==> flow/design.v <==
`timescale 1ns/10ps
module  CED(
  input  clk,
  input  rst,
  input  enable,
  output reg ird,
  input  [7:0] idata,	
  output reg [13:0] iaddr,
  output reg cwr_mag_0,
  output reg [12:0] cdata_mag_wr0,
  output reg crd_mag_0,
  input  [12:0] cdata_mag_rd0,
  output reg [13:0] caddr_mag_0,
  output reg cwr_ang_0,
  output reg [12:0] cdata_ang_wr0,
  output reg crd_ang_0,
  input  [12:0] cdata_ang_rd0,
  output reg [13:0] caddr_ang_0,
  output reg cwr1,
  output reg [12:0] cdata_wr1,
  output reg crd1,
  input  [12:0] cdata_rd1,
  output reg [13:0] caddr_1,
  output reg cwr2,
  output reg [12:0] cdata_wr2,
  output reg [13:0] caddr_2,
  output done
);
  parameter INITIAL = 2'd0;
  parameter LAYER0  = 2'd1;
  parameter LAYER1  = 2'd2;
  parameter LAYER2  = 2'd3;
  parameter READ    = 2'd0;
  parameter EXECUTE = 2'd1;
  parameter WRITE   = 2'd2;
  reg  [2:0]  top_cs;
  reg  [2:0]  top_ns;
  reg  [2:0]  inner_cs;
  reg  [2:0]  inner_ns;
  reg  [13:0] p0_addr;  
  reg  [13:0] p1_addr;  
  reg  [12:0] gx_pixel;
  reg  [12:0] gy_pixel;
  reg  [5:0]  read0_cnt;
  reg  [2:0]  read1_cnt;
  reg  [3:0]  read2_cnt;
  reg  [7:0]  row_cnt;
  reg  [7:0]  column_cnt;
  reg         boundary0;
  wire        boundary;
  reg  [12:0] hys_data;
  wire        read_enable;
  wire        skip_to_write;
  wire        skip_to_write0;
  wire        skip_to_write1;
  wire        skip_to_write2;
  wire layer0_done;
  wire layer1_done;
  wire layer2_done;
  wire read0_done;
  wire read1_done;
  wire read2_done;
  wire read_done;
  assign read0_done = (read0_cnt==6'd41);
  assign read1_done = (read1_cnt==3'd6);
  assign read2_done = (read2_cnt==4'd12);
  assign layer0_done = (top_cs==LAYER0 && row_cnt==8'd126);
  assign layer1_done = (top_cs==LAYER1 && row_cnt==8'd126);
  assign layer2_done = (top_cs==LAYER2 && row_cnt==8'd126);
  assign read_enable = (crd_ang_0||crd_mag_0);
  assign boundary = (boundary0 & column_cnt!=0);
  assign read_done = (read0_done||read1_done||read2_done);
  assign skip_to_write0 = (read2_cnt==3 && hys_data>=13'd100);  
  assign skip_to_write1 = (read2_cnt==3 && hys_data<13'd50);    
  assign skip_to_write2 = (read2_cnt>=4 && read2_cnt<=12 && hys_data>=13'd100);    
  assign skip_to_write  = (skip_to_write0||skip_to_write1||skip_to_write2);
  assign done = layer2_done;
  always @(posedge clk, posedge rst) begin
    if (rst) begin
      top_cs <= INITIAL;
    end else begin
      top_cs <= top_ns;
    end
  end
  always @(*) begin
    top_ns=top_cs;
      case (top_cs)
        INITIAL:
          begin
            if (enable) begin
              top_ns=LAYER0;
            end
          end
        LAYER0:
          begin
            if (layer0_done) begin
              top_ns=LAYER1;
            end
          end
        LAYER1:
          begin
            if (layer1_done) begin
              top_ns=LAYER2;
            end
          end
        LAYER2:
          begin
          end
      endcase
  end
  always @(posedge clk, posedge rst) begin
    if (rst) begin
      inner_cs <= READ;
    end else begin
      inner_cs <= inner_ns;
    end
  end
  always @(*) begin
    inner_ns=inner_cs;
      case (inner_cs)
        READ:
          begin
            if (boundary0||skip_to_write) begin
              inner_ns=WRITE;
            end else if (read_done) begin
              inner_ns=EXECUTE;
            end
          end
        EXECUTE:
          begin
            inner_ns=WRITE;
          end
        WRITE:
          begin
            inner_ns=READ;
            if (boundary||layer1_done) begin
              inner_ns=WRITE;
            end
          end
      endcase
  end
  always @(*) begin
    ird=0;
    cwr_ang_0=0;
    cwr_mag_0=0;
    if (top_cs==LAYER0) begin
      case (inner_cs)
        READ:
          begin
            ird=1;
          end
        EXECUTE:
          begin
            ird=1;
          end
        WRITE:
          begin
            ird=1;
            cwr_ang_0=1;
            cwr_mag_0=1;
          end
      endcase
    end
  end
  always @(*) begin
    cwr1=0;
    crd_ang_0=0;
    crd_mag_0=0;
    if (top_cs==LAYER1) begin
      case (inner_cs)
        READ:
          begin
            crd_ang_0=1;
            crd_mag_0=1;
          end
        EXECUTE:
          begin
          end
        WRITE:
          begin
            cwr1=1;
          end
      endcase
    end
  end
  always @(*) begin
    crd1=0;
    cwr2=0;
    if (top_cs==LAYER2) begin
      case (inner_cs)
        READ:
          begin
            crd1=1;
          end
        EXECUTE:
          begin
          end
        WRITE:
          begin
            cwr2=1;
          end
      endcase
    end
  end
  wire [7:0] column_cnt_up;
  assign column_cnt_up = column_cnt+1;
  always @(posedge clk, posedge rst) begin
    if (rst) begin
      column_cnt <= 0;
    end else begin
      if (layer1_done) begin
        column_cnt <= 0;
      end else if (column_cnt!=8'd125 && inner_cs==WRITE) begin
        column_cnt <= column_cnt_up;
      end else if (column_cnt==8'd125 && inner_cs==WRITE) begin
        column_cnt <= 0;
      end
    end
  end
  wire [7:0] row_cnt_up;
  assign row_cnt_up = row_cnt+1;
  always @(posedge clk, posedge rst) begin
    if (rst) begin
      row_cnt <= 0;
    end else begin
      if (layer0_done||layer1_done) begin
        row_cnt <= 0;
      end else if (column_cnt!=8'd125 && inner_cs==WRITE) begin 
        row_cnt <= row_cnt;
      end else if (column_cnt==8'd125 && inner_cs==WRITE) begin
        row_cnt <= row_cnt_up;
      end
    end
  end
  wire [5:0] read0_cnt_up;
  assign read0_cnt_up = read0_cnt+1;
  always @(posedge clk, posedge rst) begin
    if (rst) begin
      read0_cnt <= 0;
    end else begin
      if (ird && read0_cnt!=6'd41) begin
        read0_cnt <= read0_cnt_up;
      end else if (ird && read0_cnt==6'd41) begin
        read0_cnt <= 0;
      end
    end
  end
  wire [2:0] read1_cnt_up;
  assign read1_cnt_up = read1_cnt+1;
  always @(posedge clk, posedge rst) begin
    if (rst) begin
      read1_cnt <= 0;
    end else begin
      if (read_enable && read1_cnt!=3'd6) begin
        read1_cnt <= read1_cnt_up;
      end else if (read_enable && read1_cnt==3'd6) begin
        read1_cnt <= 0;
      end
    end
  end
  wire [3:0] read2_cnt_up;
  assign read2_cnt_up = read2_cnt+1;
  always @(posedge clk, posedge rst) begin
    if (rst) begin
      read2_cnt <= 0;
    end else begin
      if (skip_to_write) begin
        read2_cnt <= 0;
      end else begin
        if (crd1 && read2_cnt!=4'd12) begin
          read2_cnt <= read2_cnt_up;
        end else if (crd1 && read2_cnt==4'd12) begin
          read2_cnt <= 0;
        end
      end
    end
  end
  wire [13:0] p0_addr_cnt_up; 
  wire [13:0] p0_addr_cnt_up3;
  assign p0_addr_cnt_up  = p0_addr+1;
  assign p0_addr_cnt_up3 = p0_addr+3;
  always @(posedge clk, posedge rst) begin
    if (rst) begin
      p0_addr <= 14'd129;
    end else begin
      if (read0_cnt==6'd8 && column_cnt!=8'd125) begin
        p0_addr <= p0_addr_cnt_up;
      end else if (read0_cnt==6'd8 && column_cnt==8'd125) begin
        p0_addr <= p0_addr_cnt_up3;
      end
    end
  end
  wire [13:0] p1_addr_cnt_up; 
  assign p1_addr_cnt_up  = p1_addr+1;
  always @(posedge clk, posedge rst) begin
    if (rst) begin
      p1_addr <= 14'd126;
    end else begin
      if (layer1_done) begin
        p1_addr <= 14'd126;
      end else if (top_cs>=LAYER1 && inner_cs==WRITE && row_cnt>=8'd1) begin
        p1_addr <= p1_addr_cnt_up;
      end
    end
  end
  wire [13:0] p0_addr1; 
  reg  [14:0] var1;
  assign p0_addr1=p0_addr+var1;  
  always @(*) begin
    var1 = 0;
    case (read0_cnt)
      0:  
        begin
          var1 = -14'd129;
        end
      1:  
        begin
          var1 = -14'd128;
        end
      2:  
        begin
          var1 = -14'd127;
        end
      3:  
        begin
          var1 = -14'd1;
        end
      4:  
        begin
          var1 = 0;
        end
      5:  
        begin
          var1 = 14'd1;
        end
      6:  
        begin
          var1 = 14'd127;
        end
      7:  
        begin
          var1 = 14'd128;
        end
      8:  
        begin
          var1 = 14'd129;
        end
    endcase
  end
  wire [13:0] p1_addr1;
  reg [14:0] var2;
  assign p1_addr1=p1_addr+var2;  
  always @(*) begin
    var2 = 0;
    case (read1_cnt)
      3:
        begin
          if (cdata_ang_rd0==13'd0) begin
            var2 = -14'd1;
          end else if (cdata_ang_rd0==13'd135) begin
            var2 = -14'd127;
          end else if (cdata_ang_rd0==13'd90) begin
            var2 = -14'd126;
          end else begin  
            var2 = -14'd125;
          end
        end
      4:
        begin
          if (cdata_ang_rd0==13'd0) begin
            var2 = 14'd1;
          end else if (cdata_ang_rd0==13'd135) begin
            var2 = 14'd127;
          end else if (cdata_ang_rd0==13'd90) begin
            var2 = 14'd126;
          end else begin  
            var2 = 14'd125;
          end
        end
    endcase
    if (hys_data>=13'd50 && hys_data<13'd100) begin
      case (read2_cnt)
        3: 
          begin
            var2 = -14'd127;
          end
        4: 
          begin
            var2 = -14'd126;
          end
        5: 
          begin
            var2 = -14'd125;
          end
        6: 
          begin
            var2 = -14'd1;
          end
        7: 
          begin
            var2 = 14'd1;
          end
        8: 
          begin
            var2 = 14'd125;
          end
        9: 
          begin
            var2 = 14'd126;
          end
        10: 
          begin
            var2 = 14'd127;
          end
      endcase
    end
  end
  always @(posedge clk, posedge rst) begin
    if (rst) begin
      iaddr<=0;
    end else begin
      if (ird) begin
        case (read0_cnt)
          0:
            begin
              iaddr<=p0_addr1;
            end
          1: 
            begin
              iaddr<=p0_addr1;
            end
          2:
            begin
              iaddr<=p0_addr1;
            end
          3:
            begin
              iaddr<=p0_addr1;
            end
          4:
            begin
              iaddr<=p0_addr1;
            end
          5:
            begin
              iaddr<=p0_addr1;
            end
          6:
            begin
              iaddr<=p0_addr1;
            end
          7:
            begin
              iaddr<=p0_addr1;
            end
          8:
            begin
              iaddr<=p0_addr1;
            end 
        endcase
      end
    end
  end
  reg  [9:0] idata_buffer_x;  
  wire [8:0] idata_mul2;
  assign idata_mul2 = idata<<1;
  always @(posedge clk, posedge rst) begin
    if (rst) begin
      idata_buffer_x <= 0;
    end else begin
      if (layer0_done) begin
        idata_buffer_x <= 0;
      end else if (ird) begin
        case (read0_cnt)
          2:
            begin
              idata_buffer_x <= -idata;
            end
          3:
            begin
              idata_buffer_x <= 0;
            end
          4:
            begin
              idata_buffer_x <= idata;
            end
          5:
            begin
              idata_buffer_x <= -idata_mul2;
            end
          6:
            begin
              idata_buffer_x <= 0;
            end
          7:
            begin
              idata_buffer_x <= idata_mul2;
            end
          8:
            begin
              idata_buffer_x <= -idata;
            end
          9:
            begin
              idata_buffer_x <= 0;
            end 
          10:
            begin
              idata_buffer_x <= idata;
            end 
        endcase
      end
    end
  end
  reg  [9:0] idata_buffer_y;  
  always @(posedge clk, posedge rst) begin
    if (rst) begin
      idata_buffer_y <= 0;
    end else begin
      if (layer0_done) begin
        idata_buffer_y <= 0;
      end else if (ird) begin
        case (read0_cnt)
          2:
            begin
              idata_buffer_y <= -idata;
            end
          3:
            begin
              idata_buffer_y <= -idata_mul2;
            end
          4:
            begin
              idata_buffer_y <= -idata;
            end
          5:
            begin
              idata_buffer_y <= 0;
            end
          6:
            begin
              idata_buffer_y <= 0;
            end
          7:
            begin
              idata_buffer_y <= 0;
            end
          8:
            begin
              idata_buffer_y <= idata;
            end
          9:
            begin
              idata_buffer_y <= idata_mul2;
            end 
          10:
            begin
              idata_buffer_y <= idata;
            end 
        endcase
      end
    end
  end
  wire [12:0] gx_pixel_sum;  
  assign gx_pixel_sum = $signed(gx_pixel)+$signed(idata_buffer_x);
  always @(posedge clk, posedge rst) begin
    if (rst) begin
      gx_pixel <= 0;
    end else begin
      if (read0_cnt>=6'd3) begin
        gx_pixel <= gx_pixel_sum;
      end else begin
        gx_pixel <= 0;
      end
    end
  end
  wire [12:0] gy_pixel_sum;  
  assign gy_pixel_sum = $signed(gy_pixel)+$signed(idata_buffer_y);
  always @(posedge clk, posedge rst) begin
    if (rst) begin
      gy_pixel <= 0;
    end else begin
      if (read0_cnt>=6'd3) begin
        gy_pixel <= gy_pixel_sum;
      end else begin
        gy_pixel <= 0;
      end
    end
  end
  reg  [12:0] mag0;
  wire [12:0] absolute_gx;
  wire [12:0] absolute_gy;
  wire [12:0] absolute_sum;
  assign absolute_gx = (gx_pixel_sum[12]==1)?(~gx_pixel_sum)+1:gx_pixel_sum; 
  assign absolute_gy = (gy_pixel_sum[12]==1)?(~gy_pixel_sum)+1:gy_pixel_sum; 
  assign absolute_sum = absolute_gx + absolute_gy;
  always @(posedge clk, posedge rst) begin
    if (rst) begin
      mag0 <= 0;
    end else begin
      mag0 <= absolute_sum;
    end
  end
  always @(posedge clk, posedge rst) begin
    if (rst) begin
      cdata_mag_wr0 <= 0;
    end else begin
      if (read0_cnt==12) begin
        cdata_mag_wr0 <= mag0;
      end
    end
  end
  wire [13:0] caddr_mag_0_cnt_up;
  assign caddr_mag_0_cnt_up = caddr_mag_0+1;
  always @(posedge clk, posedge rst) begin
    if (rst) begin
      caddr_mag_0 <= 0;
    end else begin
      if (cwr_mag_0) begin
        caddr_mag_0 <= caddr_mag_0_cnt_up;
      end else if (crd_mag_0) begin
        caddr_mag_0 <= p1_addr1;
      end
    end
  end
  wire [28:0] gy_pixel_sum_shf16 = gy_pixel_sum<<16;
  wire [28:0] div_out;
  divider2 div(
    .clk(clk),
    .rst(rst),
    .dividend(gy_pixel_sum_shf16),
    .divisor(gx_pixel_sum),
    .read0_cnt(read0_cnt),
    .out(div_out)
  );
  reg  [28:0] temp_result;
  always @(posedge clk, posedge rst) begin
    if (rst) begin
      temp_result <= 0;
    end else begin
      if (read0_cnt==6'd41) begin
        temp_result <= div_out;
      end
    end
  end
  reg ang_is_0;
  reg ang_is_90;
  always @(posedge clk, posedge rst) begin
    if (rst) begin
      ang_is_0 <= 0;
    end else begin
      if (read0_cnt==11) begin
        if (gy_pixel_sum==0 && gx_pixel_sum==0) begin
          ang_is_0 <= 1;
        end else begin
          ang_is_0 <= 0;
        end
      end
    end
  end
  always @(posedge clk, posedge rst) begin
    if (rst) begin
      ang_is_90 <= 0;
    end else begin
      if (read0_cnt==11) begin
        if (gy_pixel_sum!=0 && gx_pixel_sum==0) begin
          ang_is_90 <= 1;
        end else begin
          ang_is_90 <= 0;
        end
      end
    end
  end
  reg  [12:0] ang;
  always @(posedge clk, posedge rst) begin
    if (rst) begin
      ang <= 13'd0;
    end else begin
      if (ang_is_0) begin
        ang <= 13'd0;
      end else if (ang_is_90) begin
        ang <= 13'd90;
      end else begin
        if ($signed(temp_result)<$signed(29'h00006A09)&&$signed(temp_result)>$signed(29'h1FFF95F7)) begin
          ang <= 13'd0;
        end else if ($signed(temp_result)>$signed(29'h00006A09)&&$signed(temp_result)<$signed(29'h00026A09)) begin
          ang <= 13'd45;
        end else if ($signed(temp_result)>$signed(29'h00026A09)||$signed(temp_result)<$signed(29'h1FFD95F7)) begin
          ang <= 13'd90;
        end else if ($signed(temp_result)<$signed(29'h1FFF95F7)&&$signed(temp_result)>$signed(29'h1FFD95F7)) begin
          ang <= 13'd135;
        end
      end
    end
  end
  always @(*) begin
    cdata_ang_wr0 = ang;
  end
  wire [13:0] caddr_ang_0_cnt_up;
  assign caddr_ang_0_cnt_up = caddr_ang_0+1;
  always @(posedge clk, posedge rst) begin
    if (rst) begin
      caddr_ang_0 <= 0;
    end else begin
      if (cwr_ang_0) begin
        caddr_ang_0 <= caddr_ang_0_cnt_up;
      end else if (crd_ang_0) begin
        caddr_ang_0 <= p1_addr;
      end
    end
  end
  reg [12:0] mag1_0;
  reg [12:0] mag1_1;
  reg [12:0] mag1_2;
  always @(posedge clk, posedge rst) begin
    if (rst) begin
      mag1_0 <= 0;
    end else begin
      if (read1_cnt==3'd4) begin
        mag1_0 <= cdata_mag_rd0;
      end
    end
  end
  always @(posedge clk, posedge rst) begin
    if (rst) begin
      mag1_1 <= 0;
    end else begin
      if (read1_cnt==3'd5) begin
        mag1_1 <= cdata_mag_rd0;
      end
    end
  end
  always @(posedge clk, posedge rst) begin
    if (rst) begin
      mag1_2 <= 0;
    end else begin
      if (read1_cnt==3'd6) begin
        mag1_2 <= cdata_mag_rd0;
      end
    end
  end
  always @(*) begin
    boundary0 = 0;
    if (top_cs>=LAYER1) begin
      if (row_cnt==0||row_cnt==8'd125||column_cnt==0||column_cnt==8'd125) begin
        boundary0 = 1;
      end
    end
  end
  always @(*) begin
    cdata_wr1 = 0;
    if (boundary0) begin
      cdata_wr1 = 0;
    end else begin
      if (mag1_0>=mag1_1 && mag1_0>=mag1_2) begin
        cdata_wr1 = mag1_0;
      end
    end
  end
  wire [13:0] caddr_1_cnt_up;
  assign caddr_1_cnt_up = caddr_1+1;
  always @(posedge clk, posedge rst) begin
    if (rst) begin
      caddr_1 <= 0;
    end else begin
      if (cwr1) begin
        caddr_1 <= caddr_1_cnt_up;
      end else if (crd1) begin
        caddr_1 <= p1_addr1;
      end 
    end
  end
  always @(posedge clk, posedge rst) begin
    if (rst) begin
      hys_data <= 0;
    end else begin
      if (read2_cnt>=3'd2) begin
        if (cdata_rd1>=hys_data) begin
          hys_data <= cdata_rd1;
        end
      end else if (read2_cnt==3'd1) begin
        hys_data <= 0;
      end
    end
  end
  always @(*) begin
    cdata_wr2 = 0;
    if (boundary0) begin
      cdata_wr2 = 0;
    end else begin
      if (hys_data>=13'd100) begin
        cdata_wr2 = 13'd255;
      end else if (hys_data<13'd50) begin
        cdata_wr2 = 0;
      end 
    end
  end
  wire [13:0] caddr_2_cnt_up;
  assign caddr_2_cnt_up = caddr_2+1;
  always @(posedge clk, posedge rst) begin
    if (rst) begin
      caddr_2 <= 0;
    end else begin
      if (cwr2) begin
        caddr_2 <= caddr_2_cnt_up;
      end
    end
  end
endmodule
module divider2 (
  input                clk,
  input                rst,
  input      [28:0]    dividend,   
  input      [12:0]    divisor,    
  input      [5:0]     read0_cnt,
  output reg [28:0]    out
);
  parameter S0  = 0;
  parameter S1  = 1;
  parameter S2  = 2;
  parameter S3  = 3;
  parameter S4  = 4;
  parameter S5  = 5;
  parameter S6  = 6;
  parameter S7  = 7;
  parameter S8  = 8;
  parameter S9  = 9;
  parameter S10 = 10;
  parameter S11 = 11;
  parameter S12 = 12;
  parameter S13 = 13;
  parameter S14 = 14;
  parameter S15 = 15;
  parameter S16 = 16;
  parameter S17 = 17;
  parameter S18 = 18;
  parameter S19 = 19;
  parameter S20 = 20;
  parameter S21 = 21;
  parameter S22 = 22;
  parameter S23 = 23;
  parameter S24 = 24;
  parameter S25 = 25;
  parameter S26 = 26;
  parameter S27 = 27;
  parameter S28 = 28;
  reg [4:0]  div_cs;
  reg [4:0]  div_ns;
  reg        sign;
  reg [28:0] udividend;  
  reg [12:0] udivisor;   
  reg [13:0] udividend_reg;
  reg [28:0] merchant;
  reg [12:0] remainder;
  always @(posedge clk, posedge rst) begin
    if (rst) begin
      div_cs <= S0;
    end else begin
      if (read0_cnt>=12 && read0_cnt<41) begin
        div_cs <= div_ns;
      end else begin
        div_cs <= S0;
      end
    end
  end
  always @(*) begin
    div_ns = div_cs;
    case (div_cs)
      S0:
        begin
          div_ns = S1;
        end
      S1:
        begin
          div_ns = S2;
        end
      S2:
        begin
          div_ns = S3;
        end
      S3:
        begin
          div_ns = S4;
        end
      S4:
        begin
          div_ns = S5;
        end
      S5:
        begin
          div_ns = S6;
        end
      S6:
        begin
          div_ns = S7;
        end
      S7:
        begin
          div_ns = S8;
        end
      S8:
        begin
          div_ns = S9;
        end
      S9:
        begin
          div_ns = S10;
        end
      S10:
        begin
          div_ns = S11;
        end
      S11:
        begin
          div_ns = S12;
        end
      S12:
        begin
          div_ns = S13;
        end
      S13:
        begin
          div_ns = S14;
        end
      S14:
        begin
          div_ns = S15;
        end
      S15:
        begin
          div_ns = S16;
        end
      S16:
        begin
          div_ns = S17;
        end
      S17:
        begin
          div_ns = S18;
        end
      S18:
        begin
          div_ns = S19;
        end
      S19:
        begin
          div_ns = S20;
        end
      S20:
        begin
          div_ns = S21;
        end
      S21:
        begin
          div_ns = S22;
        end
      S22:
        begin
          div_ns = S23;
        end
      S23:
        begin
          div_ns = S24;
        end
      S24:
        begin
          div_ns = S25;
        end
      S25:
        begin
          div_ns = S26;
        end
      S26:
        begin
          div_ns = S27;
        end
      S27:
        begin
          div_ns = S28;
        end
      S28:
        begin
          div_ns = S0;
        end
    endcase
  end
  reg [28:0] udividend0;
  reg [12:0] udivisor0;
  always @(*) begin
    udividend0 = (dividend[28]==1) ? ~(dividend)+1 : dividend;
    udivisor0 = (divisor[12]==1)  ? ~(divisor)+1  : divisor;  
  end
  always @(posedge clk, posedge rst) begin
    if (rst) begin
      udividend <= 0;
      udivisor  <= 0;
    end else begin
      if (read0_cnt==11) begin
        udividend <= udividend0;
        udivisor  <= udivisor0;
      end
    end
  end
  always @(*) begin
    udividend_reg = 0;
    case (div_cs)
      S0:
        begin
          udividend_reg = udividend[28];
        end
      S1:
        begin
          udividend_reg = {remainder, udividend[27]};
        end
      S2:
        begin
          udividend_reg = {remainder, udividend[26]};
        end
      S3:
        begin
          udividend_reg = {remainder, udividend[25]};
        end
      S4:
        begin
          udividend_reg = {remainder, udividend[24]};
        end
      S5:
        begin
          udividend_reg = {remainder, udividend[23]};
        end
      S6:
        begin
          udividend_reg = {remainder, udividend[22]};
        end
      S7:
        begin
          udividend_reg = {remainder, udividend[21]};
        end
      S8:
        begin
          udividend_reg = {remainder, udividend[20]};
        end
      S9:
        begin
          udividend_reg = {remainder, udividend[19]};
        end
      S10:
        begin
          udividend_reg = {remainder, udividend[18]};
        end
      S11:
        begin
          udividend_reg = {remainder, udividend[17]};
        end
      S12:
        begin
          udividend_reg = {remainder, udividend[16]};
        end
      S13:
        begin
          udividend_reg = {remainder, udividend[15]};
        end
      S14:
        begin
          udividend_reg = {remainder, udividend[14]};
        end
      S15:
        begin
          udividend_reg = {remainder, udividend[13]};
        end
      S16:
        begin
          udividend_reg = {remainder, udividend[12]};
        end
      S17:
        begin
          udividend_reg = {remainder, udividend[11]};
        end
      S18:
        begin
          udividend_reg = {remainder, udividend[10]};
        end
      S19:
        begin
          udividend_reg = {remainder, udividend[9]};
        end
      S20:
        begin
          udividend_reg = {remainder, udividend[8]};
        end
      S21:
        begin
          udividend_reg = {remainder, udividend[7]};
        end
      S22:
        begin
          udividend_reg = {remainder, udividend[6]};
        end
      S23:
        begin
          udividend_reg = {remainder, udividend[5]};
        end
      S24:
        begin
          udividend_reg = {remainder, udividend[4]};
        end
      S25:
        begin
          udividend_reg = {remainder, udividend[3]};
        end
      S26:
        begin
          udividend_reg = {remainder, udividend[2]};
        end
      S27:
        begin
          udividend_reg = {remainder, udividend[1]};
        end
      S28:
        begin
          udividend_reg = {remainder, udividend[0]};
        end
    endcase
  end
  wire [28:0] merchant_shf;
  wire [28:0] merchant_shf_up;
  assign merchant_shf = (merchant<<1);
  assign merchant_shf_up = (merchant<<1)+1;
  always @(posedge clk, posedge rst) begin
    if (rst) begin
      merchant <= 0;
    end else begin
      if (read0_cnt==41) begin
        merchant <= 0;
      end else begin
        if (udividend_reg>=udivisor && read0_cnt>=12) begin
          merchant <= merchant_shf_up;   
        end else begin
          merchant <= merchant_shf;      
        end
      end
    end
  end
  wire [12:0] remainder0;
  assign remainder0 = udividend_reg-udivisor;
  always @(posedge clk, posedge rst) begin
    if (rst) begin
      remainder <= 0;
    end else begin
      remainder <= udividend_reg;
      if (udividend_reg>=udivisor) begin
        remainder <= remainder0;  
      end
    end
  end
  wire sign_bit = dividend[28]^divisor[12];
  always @(posedge clk, posedge rst) begin
    if (rst) begin
      sign <= 0;
    end else begin
      if (read0_cnt==11) begin
        sign <= sign_bit;
      end
    end
  end
  always @(*) begin
    out = (sign==1) ? (~merchant)+1 : merchant;
  end
endmodule
## Step by step through the tools: CED

Tool output for the design above, in the order of the flow.
Lines are those of the file above, counted from 1.
Library cell names are shortened.
The mark -- stands for no value.

| set-up | value |
|---|---|
| top | CED |
| clock input | clk |
| cell library | sky130hd |
| timing corner | tt_025C_1v80 |

## Word level

Source: Yosys, flattened and elaborated, memories not mapped. Widths are those after wreduce. Registers that Yosys merges into a memory's read port (data or address) are not register bits. Print and check cells do not count.
Memory sizes are those after Yosys's memory passes, which may raise the word count (mostly to a power of two), join words into wider ones and drop unused or constant bits.

| storage and ports | value |
|---|---|
| register bits | 391 |
| ROM bits | 240 |
| memories | 1 |
| input bits | 50 |
| output and inout bits | 131 |
| cells after elaboration | 336 |

| operators by class | value |
|---|---|
| add/sub/neg operators | 25 |
| order comparisons | 24 |
| equal/unequal tests | 79 |
| mux-type cells | 85 |
| bitwise gates (word level) | 6 |
| reduce/logical cells | 82 |

Memories:

| memory | depth | width | rd ports | wr ports | RTL line | text |
|---|---|---|---|---|---|---|
| (no name shown) | 16 | 15 | 1 | 0 | 311 | `case (read0_cnt)` |

Operators with widths:

| cell | count |
|---|---|
| parallel mux 14 bit (select 29 bit) | 1 |
| two-way mux 13 bit | 16 |
| two-way mux 14 bit | 12 |
| parallel mux 5 bit (select 29 bit) | 1 |
| two-way mux 29 bit | 4 |
| parallel mux 14 bit (select 8 bit) | 1 |
| parallel mux 10 bit (select 5 bit) | 2 |
| adder 29 x 1 -> 29 bit (second input constant) | 3 |
| adder 14 x 1 -> 14 bit (second input constant) | 6 |
| == test 5 bit (second input constant) | 13 |
| two-way mux 8 bit | 8 |
| greater-than comparator 29 x 16 -> 1 bit (second input constant) | 2 |
| less-than comparator 29 x 16 -> 1 bit (second input constant) | 2 |
| greater-than comparator 29 x 19 -> 1 bit (second input constant) | 2 |
| less-than comparator 29 x 19 -> 1 bit (second input constant) | 2 |
| NOT 29 bit | 2 |
| == test 5 x 4 -> 1 bit (second input constant) | 8 |
| two-way mux 10 bit | 4 |
| >= comparator 13 bit | 3 |
| logical NOT 13 bit | 3 |
| != test 30 bit (second input constant) | 1 |
| == test 6 x 4 -> 1 bit (second input constant) | 5 |
| logical AND 1 bit | 28 |
| adder 14 bit | 2 |
| parallel mux 14 bit (select 2 bit) | 1 |
| adder 13 x 1 -> 13 bit (second input constant) | 2 |
| adder 13 x 10 -> 13 bit | 2 |
| NOT 13 bit | 2 |

Other operator kinds: 71; their cells: 163.

## Logic depth

Depth = most cells in a row (Yosys ltp): at word level without a register or memory, in the mapped netlist without a sequential cell, where the memories' decode and read muxes count.

| depth | value |
|---|---|
| depth after elaboration | 10 |
| ABC_AREA | 0 |
| depth in mapped cells | 23 |
| gate-level depth less buffers | 22 |

## After synthesis

The flow's flattened synthesis, as Yosys stat reports it; memories are mapped. The netlist is that of the ABC_AREA named above (0 if unset); the other value can give another one.
The area totals of this step are shown rounded.

Cell types:

| type | count | total area (um^2) |
|---|---|---|
| dfrtp_1 | 382 | 9.56E+03 |
| ha_1 | 145 | 1814.24 |
| mux2_2 | 90 | 1.01E+03 |
| o21ai_0 | 168 | 840.806 |
| a21oi_1 | 159 | 795.763 |
| xnor2_1 | 89 | 779.498 |
| nand2_1 | 188 | 705.677 |
| nor2_1 | 182 | 683.155 |
| xor2_1 | 76 | 665.638 |
| and2_1 | 91 | 569.296 |
| inv_1 | 132 | 495.475 |
| nand3_1 | 75 | 375.36 |
| dfstp_2 | 11 | 289.027 |
| nor3_1 | 52 | 260.25 |
| clkbuf_1 | 64 | 240.23 |
| a21o_1 | 27 | 202.694 |
| nand4_1 | 29 | 181.424 |
| and3_1 | 28 | 175.168 |

Other cell types: 65; their cells: 364.

| mapped netlist | value |
|---|---|
| cells in the netlist | 2352 |
| mapped area | 0.0225 mm^2 |
| sequential area | 0.00985 mm^2 |
| flip-flop cells | 393 |
| buffer cells | 96 |

By module: a second synthesis without flattening, with its own total; a netlist apart from the flattened one above.

| unflattened totals | value |
|---|---|
| cells (unflattened synthesis) | 2532 |
| area (unflattened synthesis) | 0.0242 mm^2 |

Rows give one instance, submodules left out.

By module:

| module | instances | cells | area (mm^2) | sequential area (mm^2) |
|---|---|---|---|---|
| CED | 1 | 1909 | 0.018 | 0.00739 |
| divider2 | 1 | 623 | 0.00616 | 0.00285 |

## Worst setup path after synthesis

OpenSTA on the mapped netlist: ideal clock, no wires. The path of least setup slack (recovery checks aside). Input and output delay are each 20% of the period. Register names are those of the netlist, which keeps one name where synthesis merged equal registers.

| timing path after synthesis | value |
|---|---|
| kind | register -> register |
| from | reg idata_buffer_y[0] |
| to | reg mag0[12] |
| period | 5.0 ns |
| setup time | 0.130 ns |
| time at the first pin | 0.000 ns |
| arrival time | 4.483 ns |
| data required time | 4.870 ns |
| setup slack | 0.387 ns |
| path delay | 4.613 ns |
| driving pins on the path | 23 |
| path buffers | 1 |
| synthesis period reached | 4.613 ns |

"path delay" is the arrival time less input delay plus setup time.
"driving pins on the path" counts driving pins, that of a launching flip-flop among them; a cell with two outputs on the path counts twice.
"synthesis period reached" = period - worst setup slack (recovery checks aside). The figure is calculated, with input and output delays left at 20% of the set period.
Between the ends stands the longest chain of elaborated cells between them, by number of cells; it is not shown to be the way that was timed. Of several equally long chains one is given.
A line is the first line of the expression or statement that the cell stems from. Yosys adds cells for indexed reads and writes and turns some case tables into memories.
At most two assigning lines are given for a register; there are more.

| between the ends, after synthesis | value |
|---|---|
| cell sequence | dfrtp_1 -> ha_1 -> inv_1 -> fa_1 -> nand2b_1 -> a21oi_1 -> nor4b_1 -> nor3b_1 -> a221oi_2 -> xnor2_1 -> clkbuf_1 -> mux2i_1 -> fa_1 -> a21o_1 -> a21oi_1 -> o21bai_1 -> a21oi_1 -> o21bai_1 -> a21oi_1 -> nor2b_1 -> a221oi_2 -> o31ai_1 -> xnor2_1 |
| length of the longest elaborated chain | 5 |
| elaborated cells on any way between the ends | 5 |
| source lines of those cells | 3 |
| classes of those cells | 3 x add/sub; 1 x mux; 1 x logic |

Ends and longest elaborated chain, after synthesis:

| what | RTL line | text |
|---|---|---|
| from (decl) | 515 | `reg  [9:0] idata_buffer_y;` |
| from (assign) | 526 | `idata_buffer_y <= -idata;` |
| from (assign) | 530 | `idata_buffer_y <= -idata_mul2;` |
| adder 13 x 10 -> 13 bit | 578 | `assign gy_pixel_sum = $signed(gy_pixel)+$signed(idata_buffer_y);` |
| NOT 13 bit | 595 | `assign absolute_gy = (gy_pixel_sum[12]==1)?(~gy_pixel_sum)+1:gy_pixel_sum;` |
| adder 13 x 1 -> 13 bit | 595 |  |
| two-way mux 13 bit | 595 |  |
| adder 13 bit | 596 | `assign absolute_sum = absolute_gx + absolute_gy;` |
| to (assign) | 599 | `mag0 <= 0;` |
| to (assign) | 601 | `mag0 <= absolute_sum;` |
| to (decl) | 590 | `reg  [12:0] mag0;` |

Nets of the timed path that keep an RTL name, with a line that drives or declares them; the list need not be complete.

Named nets, after synthesis:

| net | RTL line |
|---|---|
| absolute_gy[1] | 595 |

## Path in the finished layout

Path of least setup slack in the final report of flow run 1 (OpenROAD, finished layout, wires in). Where an end is a register, its clock arrival counts in the times.

| timing path post-layout | value |
|---|---|
| kind | register -> output |
| from | reg mag1_0[1] |
| to | out cdata_wr1[5] |
| period | 4.76 ns |
| output delay | 0.95 ns |
| time at the first pin | 0.57 ns |
| arrival time | 3.55 ns |
| data required time | 3.81 ns |
| setup slack | 0.26 ns |
| driving pins on the path | 16 |
| path buffers | 3 |

Between the ends stands the longest chain of elaborated cells between them, by number of cells; it is not shown to be the way that was timed. Of several equally long chains one is given.

| between the ends, post-layout | value |
|---|---|
| cell sequence | dfrtp_1 -> ha_1 -> nor2b_1 -> o21a_1 -> o21a_1 -> o21a_1 -> o21a_1 -> o21a_1 -> o21ai_0 -> nand2b_1 -> a2111oi_4 -> buf_4 -> buf_4 -> nor3_2 -> and2_1 -> dlymetal6s2s_1 |
| length of the longest elaborated chain | 4 |
| elaborated cells on any way between the ends | 5 |
| source lines of those cells | 2 |
| classes of those cells | 2 x compare; 2 x mux; 1 x reduce/logical |

Ends and longest elaborated chain, post-layout:

| what | RTL line | text |
|---|---|---|
| from (decl) | 712 | `reg [12:0] mag1_0;` |
| from (assign) | 717 | `mag1_0 <= 0;` |
| from (assign) | 720 | `mag1_0 <= cdata_mag_rd0;` |
| >= comparator 13 bit | 755 | `if (mag1_0>=mag1_1 && mag1_0>=mag1_2) begin` |
| logical AND 1 bit | 755 |  |
| two-way mux 13 bit | 755 |  |
| two-way mux 13 bit | 752 | `if (boundary0) begin` |
| to (decl) | 20 | `output reg [12:0] cdata_wr1,` |

Wiki page: CED / flow data

Measured data: module CED, platform sky130hd, 3 stored runs of the flow under differing settings, order arbitrary. Input and output delays are each 20% of the period that was set; the output load is 0.01 pF.
"overall power": no workload was simulated; the value follows from the tool's default switching activity.
Measured values are rounded.

#### Flow run 1

| setting | value |
|---|---|
| CORE_UTILIZATION | `29` |
| period_ns | `4.76` |
| CAP_MARGIN | `20` |
| CORE_MARGIN | `2` |
| SLEW_MARGIN | `20` |

| result | value |
|---|---|
| overall power | 7.52 mW |
| utilization after layout | 35.6% |
| netlist area reported by Yosys | 0.0225 mm^2 |
| worst setup slack after layout | 0.262 ns |
| total negative setup slack | 0.000 ns |
| die area | 0.0798 mm^2 |

#### Flow run 2

| setting | value |
|---|---|
| period_ns | `4.76` |
| CAP_MARGIN | `20` |
| CORE_MARGIN | `2` |
| CORE_UTILIZATION | `40` |
| SLEW_MARGIN | `20` |

| result | value |
|---|---|
| total negative setup slack | 0.000 ns |
| utilization after layout | 48.4% |
| die area | 0.0582 mm^2 |
| overall power | 7.12 mW |
| worst setup slack after layout | 0.195 ns |
| netlist area reported by Yosys | 0.0225 mm^2 |

#### Flow run 3

| setting | value |
|---|---|
| CAP_MARGIN | `10` |
| CELL_PAD_IN_SITES_DETAIL_PLACEMENT | `0` |
| CELL_PAD_IN_SITES_GLOBAL_PLACEMENT | `3` |
| CORE_UTILIZATION | `22` |
| GPL_ROUTABILITY_DRIVEN | `0` |
| GPL_TIMING_DRIVEN | `1` |
| MAX_ROUTING_LAYER | `met5` |
| MIN_ROUTING_LAYER | `met2` |
| PLACE_DENSITY_LB_ADDON | `0.22` |
| TNS_END_PERCENT | `10` |
| period_ns | `6.26` |
| CORE_MARGIN | `2` |
| SLEW_MARGIN | `20` |

| result | value |
|---|---|
| total negative setup slack | 0.000 ns |
| utilization after layout | 27.3% |
| overall power | 6.19 mW |
| worst setup slack after layout | 0.791 ns |
| netlist area reported by Yosys | 0.0225 mm^2 |
| die area | 0.105 mm^2 |
